==> flow/design.v <==
module pe (
    input clk, en,
    input      [7:0] a, b,
    output reg [15:0] out
);
    always @(posedge clk) begin
        if (en) begin
            out <= a*b;
        end else begin  
            out <= 0;
        end
    end
endmodule
module cu_engine (
    input  clk, nrst,
    input  [71:0] filter, 
    input  [23:0] data_in,
    input  [ 8:0] pe_en_ctrl,
    output [15:0] pe_out
);
    reg [23:0] dff [0:1];
    wire [143:0] psum;
    pe pe00 (.clk(clk), .en(pe_en_ctrl[0]), .a(data_in[ 7: 0]), .b(filter[ 7: 0]), .out(psum[15: 0]));
    pe pe10 (.clk(clk), .en(pe_en_ctrl[1]), .a(data_in[15: 8]), .b(filter[15: 8]), .out(psum[31:16]));
    pe pe20 (.clk(clk), .en(pe_en_ctrl[2]), .a(data_in[23:16]), .b(filter[23:16]), .out(psum[47:32]));
    pe pe01 (.clk(clk), .en(pe_en_ctrl[3]), .a(dff[0][ 7: 0]), .b(filter[31:24]), .out(psum[63:48]));
    pe pe11 (.clk(clk), .en(pe_en_ctrl[4]), .a(dff[0][15: 8]), .b(filter[39:32]), .out(psum[79:64]));
    pe pe21 (.clk(clk), .en(pe_en_ctrl[5]), .a(dff[0][23:16]), .b(filter[47:40]), .out(psum[95:80]));
    pe pe02 (.clk(clk), .en(pe_en_ctrl[6]), .a(dff[1][ 7: 0]), .b(filter[55:48]), .out(psum[111: 96]));
    pe pe12 (.clk(clk), .en(pe_en_ctrl[7]), .a(dff[1][15: 8]), .b(filter[63:56]), .out(psum[127:112]));
    pe pe22 (.clk(clk), .en(pe_en_ctrl[8]), .a(dff[1][23:16]), .b(filter[71:64]), .out(psum[143:128]));
    always @(posedge clk) begin
        if (!nrst) begin
            dff[0] <= 0;
            dff[1] <= 0;
        end else begin
            dff[0] <= data_in;
            dff[1] <= dff[0]; 
        end
    end
    assign pe_out = psum[15:0] + psum[31:16] + psum[47:32] + psum[63:48] + psum[79:64] + psum[95:80] + psum[111:96] + psum[127:112] + psum[143:128];
endmodule
# Tool chain data of cu_engine
# What the tools print for cu_engine, step after step.
# Lines are those of the file above, counted from 1.
# Library cell names are shortened.
# A cell with -- has no value.
# design
design,cu_engine
clock,clk
library,sky130hd
pvt_corner,tt_025C_1v80

# Word level
# Counts by Yosys on the flattened word-level netlist (proc, flatten, opt, wreduce). Print and check cells are left out. Cells with the same type and inputs are merged into one.
# word_totals
inputBits,107
output_inout_bits,16
wordCells,28
regBits,192
# classes
addsub,8
n_mul,9
# ops
op,n
8-bit by 8-bit multiplier with 16-bit output,9
16-bit adder,8

# Logic depth
# Yosys ltp: most cells in a row. Word level: on the elaborated netlist, between registers, memories and ports. Mapped: between sequential cells and ports; inverters and the memories' decode and read muxes count.
# logic_depth
depth_word,8
abc_area,0
depth_mapped,17
ltp_nobuf,16

# Netlist
# Yosys stat after the flow's synthesis: flattened, memories mapped to cells. It holds for the ABC_AREA given above (unset counts as 0); a run with the other value may have another netlist.
# The area totals of this step are shown rounded.
# mapped
ffs,192
buffers,11
cell_count,2853
synth_area_um2,26800
seq_area_um2,3840
# types
type,n,type_area_um2
fa_1,425,8508.16
ha_1,340,4254.08
dfxtp_1,192,3.84E+03
and2_1,556,3.48E+03
inv_1,609,2.29E+03
nand2_1,112,420.403
xnor2_1,48,420.403
o21a_1,45,337.824
nor2_1,88,330.317
a21oi_1,65,325.312
a21o_1,38,285.274
xor2_1,31,271.51
o21ai_0,43,215.206
nor3_1,39,195.187
a211oi_1,22,165.158
nor2b_1,20,125.12
nand2b_1,16,100.096
o21bai_1,12,90.086
# Not listed: further types 37, cells in them 152.
# By module: a second synthesis without flattening, with its own total; a netlist apart from the flattened one above.
# hier_totals
cells_unflattened,2895
area_unflattened_um2,27200
# Rows give one instance, submodules left out.
# modules
mod,area_um2,cells,seq_area_um2,instances
pe,2520,274,320,9
cu_engine,4530,429,961,1

# Worst setup path after synthesis
# Source: OpenSTA report_checks on the synthesized netlist (no wires, ideal clock, input and output delay 20% of the period each), path of least setup slack; recovery checks are left aside. Register names are those of the netlist, which keeps one name where synthesis merged equal registers.
# synth_timing
path_kind,register to output
startpoint,reg pe02.out[2]
endpoint,out pe_out[14]
out_delay_ps,1240
t_required_ps,4960
n_path_buf,0
slack_ps,780
path_delay_ps,4180
t_first_pin_ps,0
t_arrival_ps,4180
clock_period_ps,6200
driving_pins,15
period_less_setup_slack_ps,5420
# "path_delay_ps" = arrival - input delay + setup time.
# At an output port there is no setup time.
# "driving_pins" counts driving pins, that of a launching flip-flop among them; a cell with two outputs on the path counts twice.
# "period_less_setup_slack_ps" = period - worst setup slack (recovery checks aside). The figure is calculated, with input and output delays left at 20% of the set period.
# The rows between start and end are the longest chain of elaborated cells between them; the timing report does not say that the signal goes this way. Where chains are equally long, one stands for them.
# Each line given opens the expression or statement behind the cell; cells for indexed reads and writes are added by Yosys, which also makes memories of some case tables.
# synth_via
path_cell_list,dfxtp_1 > fa_1 > fa_1 > fa_1 > inv_1 > fa_1 > inv_1 > ha_1 > fa_1 > a211oi_1 > o211ai_1 > a41oi_1 > o21bai_1 > a21oi_1 > xnor2_1
elab_chain_len,3
cone_cells,3
cone_lines,1
cone_classes,add/sub (3)
# synth_lines
element,line_no,rtl
start: declaration,4,output reg [15:0] out
start: assignment,8,out <= a*b;
start: assignment,10,out <= 0;
16-bit adder (3 in a row),41,assign pe_out = psum[15:0] + psum[31:16] + psum[47:32] + psum[63:48] + psum[79:64] + psum[95:80] + psum[111:96 ...
end: declaration,19,output [15:0] pe_out

# Worst path after layout
# From the final timing report of run A: the path of least setup slack in the routed layout; clock arrival at registers is part of the times.
# The report prints the path's times to 10 ps; the period is as set.
# layout_timing
path_kind,register to output
startpoint,reg pe02.out[2]
endpoint,out pe_out[14]
clock_period_ps,9810
t_required_ps,7850
t_first_pin_ps,500
out_delay_ps,1960
slack_ps,2050
t_arrival_ps,5800
driving_pins,16
n_path_buf,1
# The rows between start and end are the longest chain of elaborated cells between them; the timing report does not say that the signal goes this way. Where chains are equally long, one stands for them.
# layout_via
path_cell_list,dfxtp_1 > fa_1 > fa_1 > fa_1 > inv_1 > fa_1 > inv_1 > ha_1 > fa_1 > a211oi_1 > o211ai_1 > a41oi_1 > o21bai_1 > a21oi_1 > xnor2_1 > clkdlybuf4s50_1
elab_chain_len,3
cone_cells,3
cone_lines,1
cone_classes,add/sub (3)
# layout_lines
element,line_no,rtl
start: declaration,4,output reg [15:0] out
start: assignment,8,out <= a*b;
start: assignment,10,out <= 0;
16-bit adder (3 in a row),41,assign pe_out = psum[15:0] + psum[31:16] + psum[47:32] + psum[63:48] + psum[79:64] + psum[95:80] + psum[111:96 ...
end: declaration,19,output [15:0] pe_out

Module cu_engine, platform sky130hd: 4 stored runs of the flow (Yosys, OpenROAD) with differing settings, in no particular order. Input and output delays are each 20% of the period that was set; the output load is 0.01 pF.
"clock_period_reached_ps": clock period set for the run, less the worst setup slack. It is reckoned from that one timing run; input and output delays stay at 20% of the period that was set.
"worst_setup_path_time_ps" means the part of the period allowed to the worst setup path (the constraints hold back 20% at inputs and 20% at outputs) less its slack; where the path has registers, the arrival times of their clocks count too.
"fin_power_uw" rests on the timing tool's default activity at the inputs, not on a simulated workload.
"worst_setup_path_time_ps" is known to 10 ps.
Results are given in rounded form.

Run A, flow files:
==> flow/run.sh <==
#!/bin/bash
# the make line also repeats the synthesis and layout settings of config.mk as NAME=value (left out here)
make -C /OpenROAD-flow-scripts/flow DESIGN_CONFIG=/design/flow/config.mk WORK_HOME=/design/flow/orfs CLKGATE_MAP_FILE= finish
==> flow/config.mk <==
export PLATFORM = sky130hd
export DESIGN_NAME = cu_engine
export DESIGN_NICKNAME = cu_engine
export VERILOG_FILES = /design/flow/design.v
export SDC_FILE = /design/flow/constraint.sdc
export NUM_CORES = 4
export LEC_CHECK = 0
export ABC_AREA = 0
export CAP_MARGIN = 25
export CELL_PAD_IN_SITES_GLOBAL_PLACEMENT = 3
export CORE_MARGIN = 2
export CORE_UTILIZATION = 40
export GPL_TIMING_DRIVEN = 1
export MIN_ROUTING_LAYER = met2
export SLEW_MARGIN = 20
==> flow/constraint.sdc <==
create_clock -name core_clock -period 9.81 [get_ports {clk}]
set_input_delay 1.9620 -clock core_clock [delete_from_list [all_inputs] [get_ports {clk}]]
set_output_delay 1.9620 -clock core_clock [all_outputs]
set_load 0.01 [all_outputs]

==> results of run A, as CSV <==
result,value
fin_power_uw,8540
yosys_chip_area_um2,26800
worst_setup_slack_ps,2050
total_die_area_um2,69100
final_hold_ws_ps,641
tns_setup_ps,0
fin_util_pct,45.0
clock_period_reached_ps,7765
layout_stdcell_area_um2,29700
worst_setup_path_time_ps,5800
worst_setup_path_type,"register to output"

Run B, flow files:
==> flow/run.sh <==
#!/bin/bash
# the make line also repeats the synthesis and layout settings of config.mk as NAME=value (left out here)
make -C /OpenROAD-flow-scripts/flow DESIGN_CONFIG=/design/flow/config.mk WORK_HOME=/design/flow/orfs CLKGATE_MAP_FILE= finish
==> flow/config.mk <==
export PLATFORM = sky130hd
export DESIGN_NAME = cu_engine
export DESIGN_NICKNAME = cu_engine
export VERILOG_FILES = /design/flow/design.v
export SDC_FILE = /design/flow/constraint.sdc
export NUM_CORES = 4
export LEC_CHECK = 0
export ABC_AREA = 0
export CAP_MARGIN = 0
export CELL_PAD_IN_SITES_DETAIL_PLACEMENT = 1
export CELL_PAD_IN_SITES_GLOBAL_PLACEMENT = 0
export CORE_MARGIN = 5
export CORE_UTILIZATION = 24
export CTS_CLUSTER_DIAMETER = 399
export GPL_ROUTABILITY_DRIVEN = 0
export HOLD_SLACK_MARGIN = 0.2
export MAX_ROUTING_LAYER = met4
export MIN_ROUTING_LAYER = met1
export PLACE_DENSITY = 0.58
export SETUP_SLACK_MARGIN = 2.18
export SLEW_MARGIN = 5
==> flow/constraint.sdc <==
create_clock -name core_clock -period 8.76 [get_ports {clk}]
set_input_delay 1.7520 -clock core_clock [delete_from_list [all_inputs] [get_ports {clk}]]
set_output_delay 1.7520 -clock core_clock [all_outputs]
set_load 0.01 [all_outputs]

==> results of run B, as CSV <==
result,value
fin_power_uw,11000
yosys_chip_area_um2,26800
worst_setup_slack_ps,2120
total_die_area_um2,118000
final_hold_ws_ps,606
tns_setup_ps,0
fin_util_pct,27.7
clock_period_reached_ps,6638
layout_stdcell_area_um2,30700
worst_setup_path_time_ps,4890
worst_setup_path_type,"register to output"

Run C, flow files:
==> flow/run.sh <==
#!/bin/bash
# the make line also repeats the synthesis and layout settings of config.mk as NAME=value (left out here)
make -C /OpenROAD-flow-scripts/flow DESIGN_CONFIG=/design/flow/config.mk WORK_HOME=/design/flow/orfs CLKGATE_MAP_FILE= finish
==> flow/config.mk <==
export PLATFORM = sky130hd
export DESIGN_NAME = cu_engine
export DESIGN_NICKNAME = cu_engine
export VERILOG_FILES = /design/flow/design.v
export SDC_FILE = /design/flow/constraint.sdc
export NUM_CORES = 4
export LEC_CHECK = 0
export ABC_AREA = 0
export CAP_MARGIN = 25
export CELL_PAD_IN_SITES_GLOBAL_PLACEMENT = 3
export CORE_MARGIN = 2
export CORE_UTILIZATION = 40
export CTS_CLUSTER_DIAMETER = 83
export GPL_TIMING_DRIVEN = 0
export HOLD_SLACK_MARGIN = 0.1
export MIN_ROUTING_LAYER = met2
export SLEW_MARGIN = 20
export TNS_END_PERCENT = 80
==> flow/constraint.sdc <==
create_clock -name core_clock -period 5.24 [get_ports {clk}]
set_input_delay 1.0480 -clock core_clock [delete_from_list [all_inputs] [get_ports {clk}]]
set_output_delay 1.0480 -clock core_clock [all_outputs]
set_load 0.01 [all_outputs]

==> results of run C, as CSV <==
result,value
fin_power_uw,17400
yosys_chip_area_um2,26800
worst_setup_slack_ps,-778
total_die_area_um2,69100
final_hold_ws_ps,628
tns_setup_ps,-5190
fin_util_pct,45.6
clock_period_reached_ps,6018
layout_stdcell_area_um2,30200
worst_setup_path_time_ps,4970
worst_setup_path_type,"register to output"

Run D, flow files:
==> flow/run.sh <==
#!/bin/bash
# the make line also repeats the synthesis and layout settings of config.mk as NAME=value (left out here)
make -C /OpenROAD-flow-scripts/flow DESIGN_CONFIG=/design/flow/config.mk WORK_HOME=/design/flow/orfs CLKGATE_MAP_FILE= finish
==> flow/config.mk <==
export PLATFORM = sky130hd
export DESIGN_NAME = cu_engine
export DESIGN_NICKNAME = cu_engine
export VERILOG_FILES = /design/flow/design.v
export SDC_FILE = /design/flow/constraint.sdc
export NUM_CORES = 4
export LEC_CHECK = 0
export ABC_AREA = 0
export CAP_MARGIN = 25
export CELL_PAD_IN_SITES_GLOBAL_PLACEMENT = 3
export CORE_ASPECT_RATIO = 1.96
export CORE_MARGIN = 2
export CORE_UTILIZATION = 40
export CTS_CLUSTER_DIAMETER = 83
export GPL_TIMING_DRIVEN = 1
export HOLD_SLACK_MARGIN = 0.1
export MAX_ROUTING_LAYER = met4
export MIN_ROUTING_LAYER = met2
export SLEW_MARGIN = 20
export TNS_END_PERCENT = 80
==> flow/constraint.sdc <==
create_clock -name core_clock -period 5.24 [get_ports {clk}]
set_input_delay 1.0480 -clock core_clock [delete_from_list [all_inputs] [get_ports {clk}]]
set_output_delay 1.0480 -clock core_clock [all_outputs]
set_load 0.01 [all_outputs]

==> results of run D, as CSV <==
result,value
fin_power_uw,20900
yosys_chip_area_um2,26800
worst_setup_slack_ps,-534
total_die_area_um2,69200
final_hold_ws_ps,658
tns_setup_ps,-3380
fin_util_pct,48.9
clock_period_reached_ps,5774
layout_stdcell_area_um2,32400
worst_setup_path_time_ps,4730
worst_setup_path_type,"register to output"
